==> flow/design.v <==
module float_adder(
    input   clk,
    input   rst,
    input   [31:0]  x,
    input   [31:0]  y,
    output  reg [31:0]  z,
    output  reg [1:0]   overflow, 
    output  reg done
);
    reg [24:0]  m_x, m_y, m_z;
    reg [7:0]   exp_x, exp_y, exp_z;
    reg [2:0]   state_now;
    reg sign_z;
    reg [31:0]  x_q, y_q;
    reg [24:0] out_x,out_y,mid_y,mid_x;
    reg [7:0] move_tot;
    reg [2:0] bigger;
    parameter start = 3'b000, zerocheck = 3'b001, equalcheck = 3'b010, addm = 3'b011, normal = 3'b100, over = 3'b110;
    always @(posedge clk) begin
        if(!rst)begin
            state_now <= start;
            done <= 1'b0;
        end
        else begin
        done <= 1'b0;
        case(state_now)
            start:
                begin
                    x_q <= x;
                    y_q <= y;
                    bigger <= 2'b00;
                    exp_x <= x[30:23];
                    exp_y <= y[30:23];
                    m_x <= {1'b0, 1'b1, x[22:0]};
                    m_y <= {1'b0, 1'b1, y[22:0]};
                    out_x <= 25'b0;
                    out_y <= 25'b0;
                    move_tot <= 8'b0;
                    mid_y<={24'b0,1'b1};
                    mid_x<={24'b0,1'b1};
                    if((x[30:23] == 8'd255 && x[22:0] != 0) || (y[30:23] == 8'd255 && y[22:0] != 0)) 
                        begin
                            overflow <= 2'b11;
                            state_now <= over;
                            sign_z <= 1'b1;
                            exp_z <= 8'b11111111;
                            m_z <= 23'b11111111111111111111111;
                        end
                    else if((x[30:23] == 8'd255 && x[22:0] == 0) || (y[30:23] == 8'd255 && y[22:0] == 0)) 
                        begin
                            overflow <= 2'b11;
                            state_now <= over;
                            sign_z <= 1'b0;
                            exp_z <= 8'b11111111;
                            m_z <= 23'b0;
                        end
                    else
                        begin
                            overflow <= 2'b00;
                            state_now <= zerocheck;
                        end
                end
            zerocheck:
                begin
                    if(m_x[22:0] == 23'b0 && exp_x == 8'b0)
                        begin
                            sign_z <= y_q[31];
                            exp_z <= exp_y;
                            m_z <= m_y;
                            state_now <= over;
                        end
                    else if(m_y[22:0] == 23'b0 && exp_y == 8'b0)
                        begin
                            sign_z <= x_q[31];
                            exp_z <= exp_x;
                            m_z <= m_x;
                            state_now <= over;
                        end
                    else
                        begin
                            state_now <= equalcheck;
                        end
                    if(m_x[22:0] != 23'b0 && exp_x == 8'b0)
                        begin
                            m_x <= {1'b0, 1'b0, x_q[22:0]};
                        end
                    if(m_y[22:0] != 23'b0 && exp_y == 8'b0)
                        begin
                            m_y <= {1'b0, 1'b0, y_q[22:0]};
                        end
                end
            equalcheck:
                begin
                    if(exp_x == exp_y)
                        begin
                            if(bigger == 2'b0)
                                begin
                                    state_now <= addm; 
                                end
                            else if(bigger == 2'b10)
                                begin
                                    if(out_y > mid_y)
                                        begin
                                            m_y <= m_y + 1'b1;
                                        end 
                                    else if(out_y < mid_y)
                                        begin
                                            m_y <= m_y;
                                        end
                                    else if(out_y == m_y)
                                        begin
                                            if(m_y[0] == 1)
                                                begin
                                                    m_y <= m_y + 1'b1;
                                                end
                                            else
                                                begin
                                                    m_y <= m_y;
                                                end
                                        end
                                    state_now <= addm;
                                end
                            else if(bigger == 2'b01)
                                begin
                                    if(out_x > mid_x)
                                        begin
                                            m_x <= m_x + 1'b1;
                                        end 
                                    else if(out_x < mid_x)
                                        begin
                                            m_x <= m_x;
                                        end
                                    else if(out_x == m_x)
                                        begin
                                            if(m_x[0] == 1)
                                                begin
                                                    m_x <= m_x + 1'b1;
                                                end
                                            else
                                                begin
                                                    m_x <= m_x;
                                                end
                                        end
                                    state_now <= addm;
                                end
                        end
                    else
                        begin
                            if(exp_x > exp_y)
                                begin
                                    bigger <= 2'b01;
                                    exp_y <= exp_y + 1'b1;
                                    m_y[23:0] <= {1'b0, m_y[23:1]};
                                    out_y[move_tot] <= m_y[0];
                                    mid_y <= {mid_y[23:0], mid_y[24]};
                                    move_tot <= move_tot + 1'b1;
                                    if(m_y == 24'b0) 
                                        begin
                                            sign_z <= x_q[31];
                                            exp_z <= exp_x;
                                            m_z <= m_x;
                                            state_now <= over;
                                        end
                                    else
                                        begin
                                            state_now <= equalcheck;
                                        end
                                end 
                            else
                                begin
                                    bigger <= 2'b10;
                                    exp_x <= exp_x + 1'b1;
                                    m_x[23:0] <= {1'b0, m_x[23:1]};
                                    out_x[move_tot] <= m_x[0];
                                    mid_x <= {mid_x[23:0], mid_x[24]};
                                    move_tot <= move_tot + 1'b1;
                                    if(m_x == 24'b0) 
                                        begin
                                            sign_z <= y_q[31];
                                            exp_z <= exp_y;
                                            m_z <= m_y;
                                            state_now <= over;
                                        end
                                    else
                                        begin
                                            state_now <= equalcheck;
                                        end
                                end
                        end
                end
            addm:
                begin
                    if(x_q[31] ^ y_q[31] == 1'b0)
                        begin
                            exp_z <= exp_x;
                            sign_z <= x_q[31];
                            m_z <= m_x + m_y;
                            state_now <= normal;
                        end 
                    else
                        begin
                            if(m_x > m_y)
                                begin
                                    exp_z <= exp_x;
                                    sign_z <= x_q[31];
                                    m_z <= m_x - m_y;
                                    state_now <= normal;
                                end
                            else if(m_x < m_y)
                                begin
                                    exp_z <= exp_y;
                                    sign_z <= y_q[31];
                                    m_z <= m_y - m_x;
                                    state_now <= normal;
                                end
                            else
                                begin
                                    sign_z <= 1'b0;
                                    exp_z <= 8'b0;
                                    m_z <= 23'b0;
                                    state_now <= over;
                                end
                        end
                end
            normal:
                begin
                    if(m_z[24] == 1'b1)
                        begin
                            if(m_z[0] == 1)
                                begin
                                    m_z <= m_z + 1'b1;
                                    m_z[0] <= 0;
                                    state_now <= normal;
                                end
                            else
                                begin
                                     m_z <= {1'b0, m_z[24:1]};
                                    exp_z <= exp_z + 1'b1;
                                    state_now <= over;
                                end
                        end 
                    else
                        begin
                            if(m_z[23] == 1'b0 && exp_z >= 1)
                                begin
                                    m_z <= {m_z[23:0], 1'b0};
                                    exp_z <= exp_z - 1'b1;
                                    state_now <= normal;
                                end 
                            else
                                begin
                                    state_now <= over;
                                end
                        end
                end
            over:
                begin
                    z <= {sign_z, exp_z[7:0], m_z[22:0]};
                    done <= 1'b1;
                    if(overflow)
                        begin
                            overflow <= overflow;
                            state_now <= start;
                        end
                    else if(exp_z == 8'd255)
                        begin
                            overflow <= 2'b01;
                            state_now <= start;
                        end
                    else if(exp_z == 8'd0 && m_z[22:0] != 23'b0)
                        begin
                            overflow <= 2'b10;
                            state_now <= start;
                        end
                    else
                        begin
                            overflow <= 2'b0;
                            state_now <= start;
                        end
                end
            default:
                begin
                    state_now <= start;
                end
        endcase    
        end
    end
endmodule
# Tool chain data of float_adder
# The steps from the RTL of float_adder to its reports follow in flow order.
# Line numbers count from 1 in the design file above.
# Operators carry their Yosys type and port widths (W data, S select, Z words).
# Library cell names are shortened.
# A cell with - has no value.
[inputs] top="float_adder" clock="clk" library="sky130hd" corner="tt_025C_1v80"

# Elaborated design
# Counts by Yosys on the flattened word-level netlist (proc, flatten, opt, wreduce; memories kept). Register bits leave out memories and registers merged into their read ports (data or address). Print and check cells are left out. Cells with the same type and inputs are merged into one.
[bits] register_bits=313 out_inout_bits=35
[op_classes] n_addsub=12 compare=8 equal=49 shifts=3 muxes=143 bitwise=8 reduce_logical=50
[op_table] operator="$mux W24" n=33
[op_table] operator="$pmux W25 S2" n=4
[op_table] operator="$mux W25" n=8
[op_table] operator="$mux W8" n=19
[op_table] operator="$pmux W24 S3" n=2
[op_table] operator="$pmux W24 S5" n=1
[op_table] operator="$reduce_bool A23 Y1" n=5
[op_table] operator="$logic_not A23 Y1" n=4
[op_table] operator="$add A25 B1 Y25 const B" n=3
[op_table] operator="$gt A25 B25 Y1" n=3
[op_table] operator="$lt A25 B25 Y1" n=3
[op_table] operator="$ne A3 B3 Y1 const B" n=18
[op_table] operator="$shift A1 B9 Y25" n=2
[op_table] operator="$sub A25 B25 Y25" n=2
[op_table] operator="$eq A25 B25 Y1" n=2
[op_table] operator="$and A25 B25 Y25" n=2
[op_table] operator="$or A25 B25 Y25" n=2
[op_table] operator="$logic_not A25 Y1" n=2
[op_table] operator="$pmux W8 S2" n=3
[op_table] operator="$mux W1" n=41
[op_table] operator="$pmux W8 S5" n=1
[op_table] operator="$reduce_and A9 Y1" n=4
[op_table] operator="$mux W3" n=12
[op_table] operator="$add A8 B1 Y8 const B" n=4
[op_table] operator="$shift A1 B9 Y25 const A" n=1
[op_table] operator="$add A25 B25 Y25" n=1
[op_table] operator="$not A25 Y25" n=1
[op_table] operator="$ne A4 B4 Y1 const B" n=6
# Not listed: further kinds 34, cells in them 84.

# Logic depth
# Longest topological path by Yosys (ltp), each cell counted once; first at word level (registers and memories cut), then after technology mapping (sequential cells cut; the memories' decode and read muxes count).
[depth] ltp_word=10 ABC_AREA=1 mapped_depth=19 depth_no_buf=17

# Mapped cells and area
# The flow's flattened synthesis, as Yosys stat reports it; memories are mapped. The netlist is that of the ABC_AREA named above (0 if unset); the other value can give another one.
[types] type="edfxtp_1" n=290 area_total_um2=8.71E+03
[types] type="nand2_1" n=798 area_total_um2=3E+03
[types] type="ha_1" n=147 area_total_um2=1.84E+03
[types] type="inv_1" n=460 area_total_um2=1.73E+03
[types] type="nand3_1" n=281 area_total_um2=1.41E+03
[types] type="a21oi_1" n=266 area_total_um2=1.33E+03
[types] type="nor2_1" n=344 area_total_um2=1.29E+03
[types] type="o21ai_0" n=166 area_total_um2=830.797
[types] type="nand4_1" n=118 area_total_um2=738.208
[types] type="xor2_1" n=76 area_total_um2=665.638
[types] type="nor3_1" n=55 area_total_um2=275.264
[types] type="clkbuf_1" n=67 area_total_um2=251.491
[types] type="xnor2_1" n=25 area_total_um2=218.96
[types] type="nor4_1" n=33 area_total_um2=206.448
[types] type="dfxtp_1" n=10 area_total_um2=200.192
[types] type="buf_2" n=31 area_total_um2=155.149
[types] type="nor2_2" n=22 area_total_um2=137.632
[types] type="buf_4" n=18 area_total_um2=135.13
# Other cell types: 40; their cells: 185.
[mapped] stdcells=3392 area_mm2=0.0244672 sequential_area_mm2=0.0089085 ffs=300 n_buf=127

# Path before layout
# OpenSTA on the mapped netlist: ideal clock, no wires. The path of least setup slack (recovery checks aside). Input and output delay are each 20% of the period. Register names are those of the netlist, which keeps one name where synthesis merged equal registers.
[synth_path] path_kind="register to register" startpoint="register exp_x[7]" endpoint="register exp_x[0]" period_ps=5000 setup_ps=474 launch_ps=0 t_arrival_ps=3943 required_time_ps=4526 path_slack_ps=583 delay_ps=4417 path_stages=10 n_path_buf=0 synth_period_reached_ps=4417
# "delay_ps" = arrival - input delay + setup time.
# "path_stages": output pins that drive a net of the path, with the launching flip-flop's if there is one; two outputs of one cell count as two.
# "synth_period_reached_ps" = period - worst setup slack (recovery checks aside). The figure is calculated, with input and output delays left at 20% of the set period.
# The rows between start and end are the longest chain of elaborated cells between them; the timing report does not say that the signal goes this way. Where chains are equally long, one stands for them.
# Each line given opens the expression or statement behind the cell; cells for indexed reads and writes are added by Yosys, which also makes memories of some case tables.
# Only ways into the end's enable, where the timed path ends, are counted here.
[synth_between] cell_sequence="edfxtp_1 -> ha_1 -> nand2_1 -> nor2_1 -> nand2_1 -> inv_1 -> nor2_4 -> nand2_1 -> inv_1 -> nor2_1" elab_chain_cells=3 cells_between=5 cone_lines=2 classes_between="compare (1); eq/ne (3); reduce/logical (1)"
[synth_lines] item="start, declared" line_no=11 rtl="reg [7:0]   exp_x, exp_y, exp_z;"
[synth_lines] item="start, assigned" line_no=32 rtl="exp_x <= x[30:23];"
[synth_lines] item="start, assigned" line_no=172 rtl="exp_x <= exp_x + 1'b1;"
[synth_lines] item="$gt A8 B8 Y1" line_no=149 rtl="if(exp_x > exp_y)"
[synth_lines] item="$ne A2 B2 Y1"
[synth_lines] item="$reduce_and A4 Y1"
[synth_lines] item="end, assigned" line_no=32
[synth_lines] item="end, assigned" line_no=172
[synth_lines] item="end, declared" line_no=11

# Worst path after layout
# From the final timing report of run A: the path of least setup slack in the routed layout; clock arrival at registers is part of the times.
# The path's times are printed in steps of 10 ps; the period is the one set.
[layout_path] path_kind="register to register" startpoint="register m_x[1]" endpoint="register m_z[19]" period_ps=2490 setup_ps=270 launch_ps=590 t_arrival_ps=2940 required_time_ps=2790 path_slack_ps=-160 path_stages=15 n_path_buf=5
# The rows between start and end are the longest chain of elaborated cells between them; the timing report does not say that the signal goes this way. Where chains are equally long, one stands for them.
# At most two assigning lines are given for a register; there are more.
# Only ways into the end's enable, where the timed path ends, are counted here.
[layout_between] cell_sequence="edfxtp_1 -> inv_4 -> buf_6 -> ha_4 -> nand4_1 -> nor2_1 -> buf_4 -> buf_6 -> nand2_4 -> o31ai_4 -> or2_4 -> nand3_4 -> nor2_4 -> buf_6 -> buf_16" elab_chain_cells=4 cells_between=6 cone_lines=2 classes_between="eq/ne (2); reduce/logical (4)"
[layout_lines] item="start, declared" line_no=10 rtl="reg [24:0]  m_x, m_y, m_z;"
[layout_lines] item="start, assigned" line_no=34 rtl="m_x <= {1'b0, 1'b1, x[22:0]};"
[layout_lines] item="start, assigned" line_no=85 rtl="m_x <= {1'b0, 1'b0, x_q[22:0]};"
[layout_lines] item="$logic_not A23 Y1" line_no=65 rtl="if(m_x[22:0] == 23'b0 && exp_x == 8'b0)"
[layout_lines] item="$logic_and A1 B1 Y1" line_no=65
[layout_lines] item="$ne A3 B3 Y1"
[layout_lines] item="$reduce_and A8 Y1"
[layout_lines] item="end, assigned" line_no=69 rtl="m_z <= m_y;"
[layout_lines] item="end, assigned" line_no=76 rtl="m_z <= m_x;"
[layout_lines] item="end, declared" line_no=10

Appendix: measured runs

Top module float_adder; platform sky130hd; tools Yosys and OpenROAD; 3 stored runs in no particular order. Input and output delays are each 20% of the period that was set; the output load is 0.01 pF.
"achieved clock period" is the run's clock period less its worst setup slack. It is reckoned from that one timing run; input and output delays stay at 20% of the period that was set.
"worst setup path time" is the time allowed to the run's worst setup path (the clock period less input and output delay, where it has them) less its slack. Clock arrival times count: a late capture clock shortens it, a late launch clock lengthens it.
"power" rests on the timing tool's default activity at the inputs, not on a simulated workload.
"worst setup path time" is given in steps of 10 ps.
[run A] settings: ABC_AREA=1, CORE_MARGIN=7, CTS_CLUSTER_DIAMETER=393, CTS_CLUSTER_SIZE=13, PLACE_DENSITY_LB_ADDON=0.26, SETUP_SLACK_MARGIN=0.13, period_ns=2.49, CAP_MARGIN=20, CORE_UTILIZATION=40, SLEW_MARGIN=20
[run A] result: chip area after synthesis (Yosys) 0.0244672 mm², die area 0.0682881 mm², standard-cell area of the final layout 0.0342116 mm², utilization 0.567, worst setup slack after layout -156 ps, total negative slack -7021 ps, worst hold slack 477 ps, power 0.019252 W, achieved clock period 2646 ps, worst setup path time 2650 ps, worst setup path kind register to register
[run B] settings: ABC_AREA=1, CAP_MARGIN=15, CELL_PAD_IN_SITES_GLOBAL_PLACEMENT=3, CORE_UTILIZATION=41, GPL_TIMING_DRIVEN=1, MAX_ROUTING_LAYER=met5, PLACE_DENSITY_LB_ADDON=0.21, TNS_END_PERCENT=5, period_ns=4.43, CORE_MARGIN=2, SLEW_MARGIN=20
[run B] result: chip area after synthesis (Yosys) 0.0244672 mm², die area 0.0616454 mm², standard-cell area of the final layout 0.0278705 mm², utilization 0.472, worst setup slack after layout 815 ps, total negative slack 0 ps, worst hold slack 473 ps, power 0.010239 W, achieved clock period 3615 ps, worst setup path time 3610 ps, worst setup path kind register to register
[run C] settings: CAP_MARGIN=35, CELL_PAD_IN_SITES_GLOBAL_PLACEMENT=2, CORE_ASPECT_RATIO=1.48, CORE_UTILIZATION=16, MIN_ROUTING_LAYER=met2, PLACE_DENSITY_LB_ADDON=0.28, SETUP_SLACK_MARGIN=1.5, SLEW_MARGIN=30, period_ns=6.5, CORE_MARGIN=2
[run C] result: chip area after synthesis (Yosys) 0.0216708 mm², die area 0.138459 mm², standard-cell area of the final layout 0.0265605 mm², utilization 0.197, worst setup slack after layout 1672 ps, total negative slack 0 ps, worst hold slack 514 ps, power 0.006457 W, achieved clock period 4828 ps, worst setup path time 4830 ps, worst setup path kind register to register
